==> flow/design.v <==
`timescale 1ns / 1ps
module Simple_Dual_BRAM #(
    parameter BRAM_DATA_WIDTH = 96,
    parameter BRAM_DEPTH = 256,
    parameter BRAM_ADDR_WIDTH = $clog2(BRAM_DEPTH)
)
(
    input clk,
    input we_a,
    input en_a,
    input [BRAM_ADDR_WIDTH - 1 : 0] addr_a,
    input [BRAM_DATA_WIDTH - 1 : 0] din_a,
    input en_b,
    input [BRAM_ADDR_WIDTH - 1 : 0] addr_b,
    output [BRAM_DATA_WIDTH - 1 : 0] dout_b
);
reg [BRAM_DATA_WIDTH - 1 : 0] dout_b_r;
assign dout_b = dout_b_r;
(* RAM_STYLE = "BLOCK" *) reg [BRAM_DATA_WIDTH - 1 : 0] ram [BRAM_DEPTH - 1 : 0];
always @(posedge clk) begin
    if (en_a)
        if (we_a)
            ram[addr_a] <= din_a;
    if (en_b)
        dout_b_r <= ram[addr_b];
end
endmodule
`timescale 1ns/1ps
module ddr_axi_read #(
    parameter DATA_WIDTH = 64,
    parameter ADDR_WIDTH = 29,
    parameter BURST_LEN_WIDTH = 8,
    parameter NUM_BURST_WIDTH = 8
)
(
    input ACLK,
    input ARESETN,
    input rd_start,
    input [BURST_LEN_WIDTH - 1 : 0] rd_burst_len, 
    input [ADDR_WIDTH - 1 : 0] rd_start_addr,
    input [NUM_BURST_WIDTH - 1 : 0] rd_num_burst,  
    output rd_ready,  
    output [DATA_WIDTH - 1 : 0] rd_fifo_data,
    output rd_fifo_we,
    output rd_done,  
    output [3 : 0] m_axi_arid,
    output [ADDR_WIDTH - 1 : 0] m_axi_araddr,
    output [BURST_LEN_WIDTH - 1 : 0] m_axi_arlen,
    output [2 : 0] m_axi_arsize,
    output [1 : 0] m_axi_arburst,
    output [0 : 0] m_axi_arlock,
    output [3 : 0] m_axi_arcache,
    output [2 : 0] m_axi_arprot,
    output [3 : 0] m_axi_arqos,
    output m_axi_arvalid,
    input m_axi_arready,
    output m_axi_rready,
    input m_axi_rlast,
    input m_axi_rvalid,
    input [1 : 0] m_axi_rresp,
    input [3 : 0] m_axi_rid,
    input [DATA_WIDTH - 1 : 0] m_axi_rdata
);
    localparam S_RD_IDLE = 3'd0;
    localparam S_RA_START = 3'd1;
    localparam S_RA_WAIT = 3'd2;
    localparam S_RD_PROC = 3'd3;
    localparam S_RD_DONE = 3'd4;
    reg [2 : 0] rd_state;
    reg [2 : 0] rd_state_d1;
    always @(posedge ACLK) begin
        rd_state_d1 <= rd_state;
    end
    reg [ADDR_WIDTH - 1 : 0] m_axi_araddr_reg;
    reg [BURST_LEN_WIDTH - 1 : 0] m_axi_arlen_reg;
    reg m_axi_arvalid_reg;
    assign m_axi_arid = 4'b1111;
    assign m_axi_arsize = 3'b011;  
    assign m_axi_arburst = 2'b01;  
    assign m_axi_arlock = 1'b0;  
    assign m_axi_arcache = 4'b0011;  
    assign m_axi_arprot = 3'b000;  
    assign m_axi_arqos = 4'b0000;  
    assign m_axi_rready = 1'b1;
    reg [NUM_BURST_WIDTH - 1 : 0] num_burst_counter;  
    reg [NUM_BURST_WIDTH - 1 : 0] num_burst_rd_counter;  
    always @(posedge ACLK or negedge ARESETN) begin
        if (~ARESETN) begin
            num_burst_counter <= 0;
        end else if (rd_state == S_RD_IDLE & rd_start) begin
            num_burst_counter <= rd_num_burst - 1;
        end else if (rd_state == S_RA_WAIT & (m_axi_arvalid & m_axi_arready)) begin
            num_burst_counter <= num_burst_counter - 1;
        end
    end
    always @(posedge ACLK or negedge ARESETN) begin
        if (~ARESETN) begin
            num_burst_rd_counter <= 0;
        end else if (rd_state == S_RD_IDLE & rd_start) begin
            num_burst_rd_counter <= rd_num_burst;
        end else if (rd_state != S_RD_IDLE & (m_axi_rlast & m_axi_rvalid & m_axi_rready)) begin
            num_burst_rd_counter <= num_burst_rd_counter - 1;
        end
    end
    always @(posedge ACLK or negedge ARESETN) begin
        if (!ARESETN) begin
            rd_state <= S_RD_IDLE;
            m_axi_araddr_reg <= 0;
            m_axi_arlen_reg <= 0;
            m_axi_arvalid_reg <= 0;
        end else begin
            case (rd_state)
                S_RD_IDLE: begin
                    if (rd_start) begin
                        rd_state <= S_RA_START;
                        m_axi_araddr_reg <= rd_start_addr;
                        m_axi_arlen_reg <= rd_burst_len - 1;
                    end
                end
                S_RA_START: begin
                    rd_state <= S_RA_WAIT;
                    m_axi_arvalid_reg <= 1;
                end
                S_RA_WAIT: begin
                    if (m_axi_arvalid & m_axi_arready) begin
                        if (num_burst_counter == 0) begin
                            rd_state <= S_RD_PROC;
                            m_axi_arvalid_reg <= 0;
                        end else if (num_burst_counter > 0) begin
                            rd_state <= S_RA_START;
                            m_axi_arvalid_reg <= 0;
                            m_axi_araddr_reg <= m_axi_araddr_reg + ((m_axi_arlen_reg + 1) << m_axi_arsize);
                        end
                    end
                end
                S_RD_PROC: begin
                    if (num_burst_rd_counter == 0) begin
                        rd_state <= S_RD_DONE;
                    end
                end
                S_RD_DONE: begin
                    rd_state <= S_RD_IDLE;
                end
            endcase
        end
    end
    assign rd_ready = (rd_state == S_RD_IDLE);
    assign m_axi_arvalid = m_axi_arvalid_reg;
    assign m_axi_araddr = m_axi_araddr_reg;
    assign m_axi_arlen = m_axi_arlen_reg;
    assign rd_done = (rd_state == S_RD_DONE);
    assign rd_fifo_we = m_axi_rvalid & m_axi_rready;
    assign rd_fifo_data = m_axi_rdata;
endmodule
`timescale 1ns / 1ps
module pp_buffer_wrapper #(
    parameter BRAM0_DEPTH = 32,
    parameter BRAM0_DW = 64,
    parameter BRAM1_DEPTH = 32,
    parameter BRAM1_DW = 64,
    parameter BURST_LEN_WIDTH = 8,
    parameter NUM_BURST_WIDTH = 8,
    parameter DDR_ADDR_WIDTH = 29,
    parameter DDR_DW = 64,
    parameter BRAM0_ADDR_WIDTH = $clog2(BRAM0_DEPTH),
    parameter BRAM1_ADDR_WIDTH = $clog2(BRAM1_DEPTH)
)
(
    input clk,
    input rst_n,
    input rd_start,
    input [BURST_LEN_WIDTH - 1 : 0] rd_burst_len,
    input [NUM_BURST_WIDTH - 1 : 0] rd_num_burst,
    input [DDR_ADDR_WIDTH - 1 : 0] rd_start_addr,    
    output rd_ready,
    output rd_done,
    input [BRAM0_ADDR_WIDTH - 1 : 0] rd_start_bram_addr,
    input bram0_r_en,
    input bram1_r_en,
    output [BRAM0_DW - 1 : 0] bram0_rdata,
    output [BRAM1_DW - 1 : 0] bram1_rdata,
    input [BRAM0_ADDR_WIDTH - 1 : 0] bram0_r_addr,
    input [BRAM1_ADDR_WIDTH - 1 : 0] bram1_r_addr,
    output [3: 0] m_axi_arid,
    output [DDR_ADDR_WIDTH - 1 : 0] m_axi_araddr,
    output [BURST_LEN_WIDTH - 1 : 0] m_axi_arlen,
    output [2 : 0] m_axi_arsize,
    output [1 : 0] m_axi_arburst,
    output         m_axi_arlock,
    output [3 : 0] m_axi_arcache,
    output [2 : 0] m_axi_arprot,
    output [3 : 0] m_axi_arqos,
    output         m_axi_arvalid,
    input          m_axi_arready,
    output m_axi_rready,
    input m_axi_rlast,
    input m_axi_rvalid,
    input [1 : 0] m_axi_rresp,
    input [3 : 0] m_axi_rid,
    input [DDR_DW - 1 : 0] m_axi_rdata
);
reg [1 : 0] d2b_active_bram;  
reg [BRAM0_ADDR_WIDTH - 1 : 0] d2b_bram_addr;
wire [BRAM0_ADDR_WIDTH - 1 : 0] bram0_w_addr;
wire [BRAM1_ADDR_WIDTH - 1 : 0] bram1_w_addr;
wire [BRAM0_DW - 1 : 0] bram0_wdata;
wire [BRAM1_DW - 1 : 0] bram1_wdata;
wire [BRAM0_DW - 1 : 0] rd_fifo_data;
wire rd_fifo_we;
wire bram0_w_en, bram1_w_en;
wire bram0_we, bram1_we;
always @(posedge clk or negedge rst_n) begin
    if (~rst_n) begin
        d2b_active_bram <= 2'b01;  
    end else if (rd_done) begin
        d2b_active_bram <= ~d2b_active_bram;  
    end
end
always @(posedge clk or negedge rst_n) begin
    if (~rst_n) begin
        d2b_bram_addr <= 0;
    end else if (rd_start & rd_ready) begin
        d2b_bram_addr <= rd_start_bram_addr;
    end else if (rd_fifo_we) begin
        d2b_bram_addr <= d2b_bram_addr + 1;
    end
end
assign bram0_w_en = 1;
assign bram1_w_en = 1;
assign bram0_wdata = (d2b_active_bram[0])? rd_fifo_data : 0;
assign bram1_wdata = (d2b_active_bram[1])? rd_fifo_data : 0;
assign bram0_we = (d2b_active_bram[0])? rd_fifo_we : 0;
assign bram1_we = (d2b_active_bram[1])? rd_fifo_we : 0;
assign bram0_w_addr = (d2b_active_bram[0])? d2b_bram_addr : 0;
assign bram1_w_addr = (d2b_active_bram[1])? d2b_bram_addr : 0;
ddr_axi_read #(
    .DATA_WIDTH(DDR_DW), 
    .ADDR_WIDTH(DDR_ADDR_WIDTH), 
    .BURST_LEN_WIDTH(BURST_LEN_WIDTH), 
    .NUM_BURST_WIDTH(NUM_BURST_WIDTH) 
)
inst_ddr_axi_read
(
    .ACLK(clk), 
    .ARESETN(rst_n), 
    .rd_start(rd_start), 
    .rd_burst_len(rd_burst_len), 
    .rd_start_addr(rd_start_addr), 
    .rd_num_burst(rd_num_burst), 
    .rd_ready(rd_ready), 
    .rd_fifo_data(rd_fifo_data), 
    .rd_fifo_we(rd_fifo_we), 
    .rd_done(rd_done), 
    .m_axi_arid(m_axi_arid), 
    .m_axi_araddr(m_axi_araddr), 
    .m_axi_arlen(m_axi_arlen), 
    .m_axi_arsize(m_axi_arsize), 
    .m_axi_arburst(m_axi_arburst), 
    .m_axi_arlock(m_axi_arlock), 
    .m_axi_arcache(m_axi_arcache), 
    .m_axi_arprot(m_axi_arprot), 
    .m_axi_arqos(m_axi_arqos), 
    .m_axi_arvalid(m_axi_arvalid), 
    .m_axi_arready(m_axi_arready), 
    .m_axi_rready(m_axi_rready), 
    .m_axi_rlast(m_axi_rlast), 
    .m_axi_rvalid(m_axi_rvalid), 
    .m_axi_rresp(m_axi_rresp), 
    .m_axi_rid(m_axi_rid), 
    .m_axi_rdata(m_axi_rdata) 
);
Simple_Dual_BRAM #(
    .BRAM_DATA_WIDTH(BRAM0_DW),
    .BRAM_DEPTH(BRAM0_DEPTH),
    .BRAM_ADDR_WIDTH(BRAM0_ADDR_WIDTH)
)
inst0_Simple_Dual_BRAM
(
    .clk(clk),
    .we_a(bram0_we),
    .en_a(bram0_w_en),
    .addr_a(bram0_w_addr),
    .din_a(bram0_wdata),
    .en_b(bram0_r_en),
    .addr_b(bram0_r_addr),
    .dout_b(bram0_rdata)
);
Simple_Dual_BRAM #(
    .BRAM_DATA_WIDTH(BRAM1_DW),
    .BRAM_DEPTH(BRAM1_DEPTH),
    .BRAM_ADDR_WIDTH(BRAM1_ADDR_WIDTH)
)
inst1_Simple_Dual_BRAM
(
    .clk(clk),
    .we_a(bram1_we),
    .en_a(bram1_w_en),
    .addr_a(bram1_w_addr),
    .din_a(bram1_wdata),
    .en_b(bram1_r_en),
    .addr_b(bram1_r_addr),
    .dout_b(bram1_rdata)
);
endmodule
--- tool output ---
From RTL to reports: pp_buffer_wrapper
Tool output for the design above before and after an edit, in the order of the flow.
Lines under "unedited" count in the file above, lines under "edited" in the edited file.
"change": "edited" minus "unedited" as printed here. "relative change": 100 x difference / "unedited".
Operators: Yosys type, input widths -> output width; for muxes data width and select width s.
Not given: -
- top: pp_buffer_wrapper
- clock input: clk
- standard-cell library: sky130hd
- corner: tt_025C_1v80

The edit
Unified diff, file above to edited file.
The edited RTL no longer does the same as the RTL above: the edit was made by script, with no optimisation intended.
begin of diff
@@ -286,4 +286,5 @@
     .dout_b(bram0_rdata)
 );
+wire [BRAM1_DW - 1 : 0] bram1_rdata_m, bram1_rdata_s;
 Simple_Dual_BRAM #(
     .BRAM_DATA_WIDTH(BRAM1_DW),
@@ -300,5 +301,9 @@
     .en_b(bram1_r_en),
     .addr_b(bram1_r_addr),
-    .dout_b(bram1_rdata)
-);
+    .dout_b(bram1_rdata_m)
+);
+Simple_Dual_BRAM #( .BRAM_DATA_WIDTH(BRAM1_DW), .BRAM_DEPTH(BRAM1_DEPTH), .BRAM_ADDR_WIDTH(BRAM1_ADDR_WIDTH) ) inst1_Simple_Dual_BRAM_x (
+    .clk(clk), .we_a(~bram1_we), .en_a(bram1_w_en), .addr_a(bram1_w_addr), .din_a(bram1_wdata),
+    .en_b(bram1_r_en), .addr_b(bram1_r_addr), .dout_b(bram1_rdata_s));
+assign bram1_rdata = bram1_rdata_m ^ bram1_rdata_s;
 endmodule
end of diff

Elaborated design
Source: Yosys, flattened and elaborated, memories not mapped. Widths are those after wreduce. Registers that Yosys merges into a memory's read port (data or address) are not register bits. Print and check cells do not count. Equal cells are merged and count once.
Memory sizes are those after Yosys's memory passes, which may raise the word count (mostly to a power of two), join words into wider ones and drop unused or constant bits.
- cells by class (item ; unedited ; edited ; change ; relative change (%)):
    multiply operators ; 0 ; 0 ; 0 ; -
    eq/ne operators ; 10 ; 10 ; 0 ; 0.00
    reduce/logical cells ; 14 ; 14 ; 0 ; 0.00
    shift-type cells ; 0 ; 0 ; 0 ; -
    $add $sub $neg ; 7 ; 7 ; 0 ; 0.00
    mux-type cells ; 33 ; 36 ; +3 ; +9.09
    bitwise operators ; 6 ; 7 ; +1 ; +16.67
    order comparisons ; 1 ; 1 ; 0 ; 0.00
    divide/modulo/power cells ; 0 ; 0 ; 0 ; -
- operators by type and width (cell ; unedited ; edited ; change ; relative change (%)):
    $mux 1 ; 7 ; 8 ; +1 ; +14.29
    $mux 5 ; 6 ; 7 ; +1 ; +16.67
    $mux 64 ; 4 ; 5 ; +1 ; +25.00
    $xor 64x64->64 ; 0 ; 1 ; +1 ; -
Operator kinds equal on both sides are left out: 27.
- word-level totals (item ; unedited ; edited ; change ; relative change (%)):
    bits in latches ; 0 ; 0 ; 0 ; -
    bits in read-only memories ; 0 ; 0 ; 0 ; -
    word width x clocked read ports ; 128 ; 192 ; +64 ; +50.00
    bits of input ports ; 138 ; 138 ; 0 ; 0.00
    register bits after elaboration ; 64 ; 64 ; 0 ; 0.00
    memory cells ; 2 ; 3 ; +1 ; +50.00
    RAM bits ; 4096 ; 6144 ; +2048 ; +50.00
- memories (item ; unedited ; edited):
    shape (words x width / read and write ports) ; inst0_Simple_Dual_BRAM.ram 32x64 r1 w1; inst1_Simple_Dual_BRAM.ram 32x64 r1 w1 ; inst0_Simple_Dual_BRAM.ram 32x64 r1 w1; inst1_Simple_Dual_BRAM.ram 32x64 r1 w1; inst1_Simple_Dual_BRAM_x.ram 32x64 r1 w1

Logic depth
Yosys ltp: most cells in a row. Word level: on the elaborated netlist, between registers, memories and ports. Mapped: between sequential cells and ports; inverters and the memories' decode and read muxes count.
- logic depth (item ; unedited ; edited ; change ; relative change (%)):
    depth in word-level cells ; 6 ; 6 ; 0 ; 0.00
    ABC_AREA ; 0 ; 0 ; - ; -
    mapped depth ; 12 ; 12 ; 0 ; 0.00
    mapped depth without buffers ; 11 ; 11 ; 0 ; 0.00

Mapped cells and area
Yosys stat after the flow's synthesis: flattened, memories mapped to cells. It holds for the ABC_AREA given above (unset counts as 0); a run with the other value may have another netlist.
- mapped netlist (item ; unedited ; edited ; change ; relative change (%)):
    chip area (Yosys) (um2) ; 164288.8 ; 243987.8 ; +79699.0 ; +48.51
    cell count ; 7116 ; 9881 ; +2765 ; +38.86
    sequential area (um2) ; 128444.4 ; 191865.3 ; +63420.9 ; +49.38
    flip-flop cells ; 4288 ; 6400 ; +2112 ; +49.25
- cell types (cell type ; unedited ; edited ; change ; relative change (%)):
    sky130_fd_sc_hd__edfxtp_1 ; 4224 ; 6336 ; +2112 ; +50.00
    sky130_fd_sc_hd__mux4_2 ; 1024 ; 1870 ; +846 ; +82.62
    sky130_fd_sc_hd__mux2i_1 ; 515 ; 77 ; -438 ; -85.05
    sky130_fd_sc_hd__mux2_2 ; 1 ; 167 ; +166 ; +16600.00
    sky130_fd_sc_hd__a22o_1 ; 130 ; 1 ; -129 ; -99.23
    sky130_fd_sc_hd__a221oi_1 ; 128 ; 23 ; -105 ; -82.03
    sky130_fd_sc_hd__clkbuf_1 ; 193 ; 288 ; +95 ; +49.22
    sky130_fd_sc_hd__xor2_1 ; 18 ; 81 ; +63 ; +350.00
    sky130_fd_sc_hd__nor2_1 ; 100 ; 149 ; +49 ; +49.00
    sky130_fd_sc_hd__a211oi_1 ; 3 ; 33 ; +30 ; +1000.00
    sky130_fd_sc_hd__o22ai_1 ; 3 ; 26 ; +23 ; +766.67
    sky130_fd_sc_hd__inv_1 ; 14 ; 32 ; +18 ; +128.57
    sky130_fd_sc_hd__o21ai_0 ; 35 ; 47 ; +12 ; +34.29
    sky130_fd_sc_hd__buf_1 ; 64 ; 75 ; +11 ; +17.19
    sky130_fd_sc_hd__buf_4 ; 23 ; 32 ; +9 ; +39.13
    sky130_fd_sc_hd__o311ai_0 ; 10 ; 2 ; -8 ; -80.00
    sky130_fd_sc_hd__buf_6 ; 1 ; 9 ; +8 ; +800.00
    sky130_fd_sc_hd__nor2b_1 ; 18 ; 11 ; -7 ; -38.89
Cell types equal on both sides are left out: 14.
The list need not be complete.
The figures by module come from a second, unflattened synthesis with its own total; it is not the netlist above.
- second synthesis, totals (item ; unedited ; edited ; change ; relative change (%)):
    cell total of the unflattened synthesis ; 6956 ; 10132 ; +3176 ; +45.66
    area total of the unflattened synthesis (um2) ; 164874.4 ; 245030.0 ; +80155.6 ; +48.62
Each row is one instance without its submodules.
- modules, unedited (module ; instances ; area (um2) ; cells):
    Simple_Dual_BRAM ; 2 ; 79587.6 ; 3111
    ddr_axi_read ; 1 ; 4434.3 ; 547
    pp_buffer_wrapper ; 1 ; 1265.0 ; 187
- modules, edited (module ; instances ; area (um2) ; cells):
    Simple_Dual_BRAM ; 3 ; 79587.6 ; 3111
    ddr_axi_read ; 1 ; 4434.3 ; 547
    pp_buffer_wrapper ; 1 ; 1833.0 ; 252

Timing after synthesis
OpenSTA on the mapped netlist: ideal clock, no wires. The path of least setup slack (recovery checks aside). Input and output delay are each 20% of the period. Register names are those of the netlist, which keeps one name where synthesis merged equal registers.
- timing path post-synthesis (item ; unedited ; edited ; change ; relative change (%)):
    path kind ; input port to flip-flop ; input port to flip-flop ; - ; -
    start point ; input m_axi_rvalid ; input m_axi_rvalid ; - ; -
    end point ; memory inst0_Simple_Dual_BRAM.ram[15][0] ; memory inst1_Simple_Dual_BRAM.ram[19][0] ; - ; -
    data required time (ps) ; 3513 ; 3513 ; 0 ; 0.00
    setup time (ps) ; 487 ; 487 ; 0 ; -
    delay of the path (ps) ; 3824 ; 4023 ; +199 ; +5.20
    driving pins on the path ; 3 ; 4 ; +1 ; +33.33
    path slack (ps) ; -624 ; -822 ; -198 ; -
    clock period (ps) ; 4000 ; 4000 ; 0 ; 0.00
    arrival time (ps) ; 4137 ; 4336 ; +199 ; +4.81
    synthesis period reached (ps) ; 4624 ; 4822 ; +198 ; +4.28
"delay of the path" is the arrival time less input delay plus setup time.
"driving pins on the path": output pins that drive a net of the path, with the launching flip-flop's if there is one; two outputs of one cell count as two.
"synthesis period reached" is the clock period less the worst setup slack; recovery checks do not enter. This is arithmetic on one report: input and output delays are still those of the set period (20% each).
Between the ends stands the longest chain of elaborated cells between them, by number of cells; it is not shown to be the way that was timed. Of several equally long chains one is given.
A line is the first line of the expression or statement that the cell stems from. Yosys adds cells for indexed reads and writes and turns some case tables into memories.
unedited: Only ways into the end's enable, where the timed path ends, are counted here.
On the way, post-synthesis, unedited:
- cell sequence: sky130_fd_sc_hd__buf_1 > sky130_fd_sc_hd__nand4_1 > sky130_fd_sc_hd__nor2_1
- cells in the longest elaborated chain at 2
- elaborated cells on any way between the ends: 3
- noted RTL lines with such cells: 2
- classes of those cells: mux (3)
- RTL lines, path post-synthesis, unedited (item ; line ; RTL):
    from (decl) ; 197 ; input m_axi_rvalid,
    $mux 1 ; 232 ; assign bram0_we = (d2b_active_bram[0])? rd_fifo_we : 0;
    $mux 5 ; 22 ; if (we_a)
    to (decl) ; 19 ; (* RAM_STYLE = "BLOCK" *) reg [BRAM_DATA_WIDTH - 1 : 0] ram [BRAM_DEPTH - 1 : 0];
edited: Only ways into the end's enable, where the timed path ends, are counted here.
On the way, post-synthesis, edited:
- cell sequence: sky130_fd_sc_hd__clkbuf_1 > sky130_fd_sc_hd__buf_1 > sky130_fd_sc_hd__nand4_1 > sky130_fd_sc_hd__nor2_1
- cells in the longest elaborated chain at 2
- elaborated cells on any way between the ends: 3
- noted RTL lines with such cells: 2
- classes of those cells: mux (3)
- RTL lines, path post-synthesis, edited (item ; line ; RTL):
    from (decl) ; 197 ; input m_axi_rvalid,
    $mux 1 ; 233 ; assign bram1_we = (d2b_active_bram[1])? rd_fifo_we : 0;
    $mux 5 ; 22 ; if (we_a)
    to (decl) ; 19 ; (* RAM_STYLE = "BLOCK" *) reg [BRAM_DATA_WIDTH - 1 : 0] ram [BRAM_DEPTH - 1 : 0];

Path in the finished layout
Path of least setup slack in the final report of the runs of pair 1 (OpenROAD, finished layout, wires in). Where an end is a register, its clock arrival counts in the times.
The path's times are printed in steps of 10 ps; the period is the one set.
- timing path after layout (item ; unedited ; edited ; change ; relative change (%)):
    path kind ; flip-flop to output port ; flip-flop to output port ; - ; -
    start point ; register inst_ddr_axi_read.rd_state[1] ; register inst1_Simple_Dual_BRAM_x.dout_b_r[0] ; - ; -
    end point ; output rd_done ; output bram1_rdata[0] ; - ; -
    driving pins on the path ; 4 ; 3 ; -1 ; -25.00
    clock period (ps) ; 3390 ; 3390 ; 0 ; 0.00
    data required time (ps) ; 2710 ; 2710 ; 0 ; 0.00
    path slack (ps) ; 140 ; 70 ; -70 ; -
    arrival time (ps) ; 2570 ; 2640 ; +70 ; +2.72
Between the ends stands the longest chain of elaborated cells between them, by number of cells; it is not shown to be the way that was timed. Of several equally long chains one is given.
A register here has more assigning lines than the two given.
On the way, after layout, unedited:
- cell sequence: sky130_fd_sc_hd__dfrtp_1 > sky130_fd_sc_hd__inv_1 > sky130_fd_sc_hd__and3_2 > sky130_fd_sc_hd__clkdlybuf4s50_1
- cells in the longest elaborated chain at 1
- elaborated cells on any way between the ends: 1
- classes of those cells: eq/ne (1)
- RTL lines, path after layout, unedited (item ; line ; RTL):
    from (decl) ; 69 ; reg [2 : 0] rd_state;
    from (assign) ; 107 ; rd_state <= S_RD_IDLE;
    from (assign) ; 115 ; rd_state <= S_RA_START;
    $eq 3x3->1 ; 151 ; assign rd_done = (rd_state == S_RD_DONE);
    to (decl) ; 176 ; output rd_done,
On the way, after layout, edited:
- cell sequence: sky130_fd_sc_hd__edfxtp_1 > sky130_fd_sc_hd__xor2_1 > sky130_fd_sc_hd__clkdlybuf4s50_1
- cells in the longest elaborated chain at 1
- elaborated cells on any way between the ends: 1
- noted RTL lines with such cells: 1
- classes of those cells: logic (1)
- RTL lines, path after layout, edited (item ; line ; RTL):
    from (decl) ; 17 ; reg [BRAM_DATA_WIDTH - 1 : 0] dout_b_r;
    $xor 64x64->64 ; 308 ; assign bram1_rdata = bram1_rdata_m ^ bram1_rdata_s;
    to (decl) ; 181 ; output [BRAM1_DW - 1 : 0] bram1_rdata,

Layout results
Both versions went through the flow (Yosys, OpenROAD) with the same settings in each pair. Constraints: input delay and output delay 20% of the set period each, output load 0.01 pF.
Flow settings, pair 1:
- CORE_UTILIZATION: 40
- noted PLACE_DENSITY: 0.6
- period_ns: 3.39
- noted CAP_MARGIN: 20
- CORE_MARGIN at 2
- SLEW_MARGIN: 20
- measured results, pair 1 (item ; unedited ; edited ; change ; relative change (%)):
    utilization after layout (%) ; 47.2 ; 47.3 ; +0.1 ; -
    area of the die (um2) ; 415864.0 ; 616233.0 ; +200369.0 ; +48.18
    netlist area reported by Yosys (um2) ; 164288.8 ; 243987.8 ; +79699.0 ; +48.51
    power (mW) ; 128.359 ; 177.854 ; +49.495 ; +38.56
    reached clock period (ps) ; 3246 ; 3322 ; +76 ; +2.34
    area of the standard cells in the finished layout (um2) ; 193304.0 ; 286961.0 ; +93657.0 ; +48.45
    lowest setup slack (ps) ; 144 ; 68 ; -76 ; -
Flow settings, pair 2:
- noted CAP_MARGIN: 15
- CORE_ASPECT_RATIO at 1.68
- CORE_UTILIZATION: 67
- noted CTS_CLUSTER_DIAMETER: 189
- GPL_ROUTABILITY_DRIVEN: 0
- MAX_ROUTING_LAYER: met5
- noted PLACE_DENSITY: 0.55
- period_ns: 5.86
- CORE_MARGIN at 2
- SLEW_MARGIN: 20
- measured results, pair 2 (item ; unedited ; edited ; change ; relative change (%)):
    utilization after layout (%) ; 76.1 ; 76.0 ; -0.1 ; -
    area of the die (um2) ; 249316.0 ; 369166.0 ; +119850.0 ; +48.07
    netlist area reported by Yosys (um2) ; 164288.8 ; 243987.8 ; +79699.0 ; +48.51
    power (mW) ; 71.209 ; 98.667 ; +27.458 ; +38.56
    reached clock period (ps) ; 3855 ; 4205 ; +350 ; +9.08
    area of the standard cells in the finished layout (um2) ; 185437.0 ; 275747.0 ; +90310.0 ; +48.70
    lowest setup slack (ps) ; 2006 ; 1655 ; -351 ; -
By "reached clock period" is meant the clock period of the run minus its worst setup slack. This is arithmetic on one report: input and output delays are still those of the set period (20% each).
"power" rests on the timing tool's default activity at the inputs, not on a simulated workload.
--- end ---
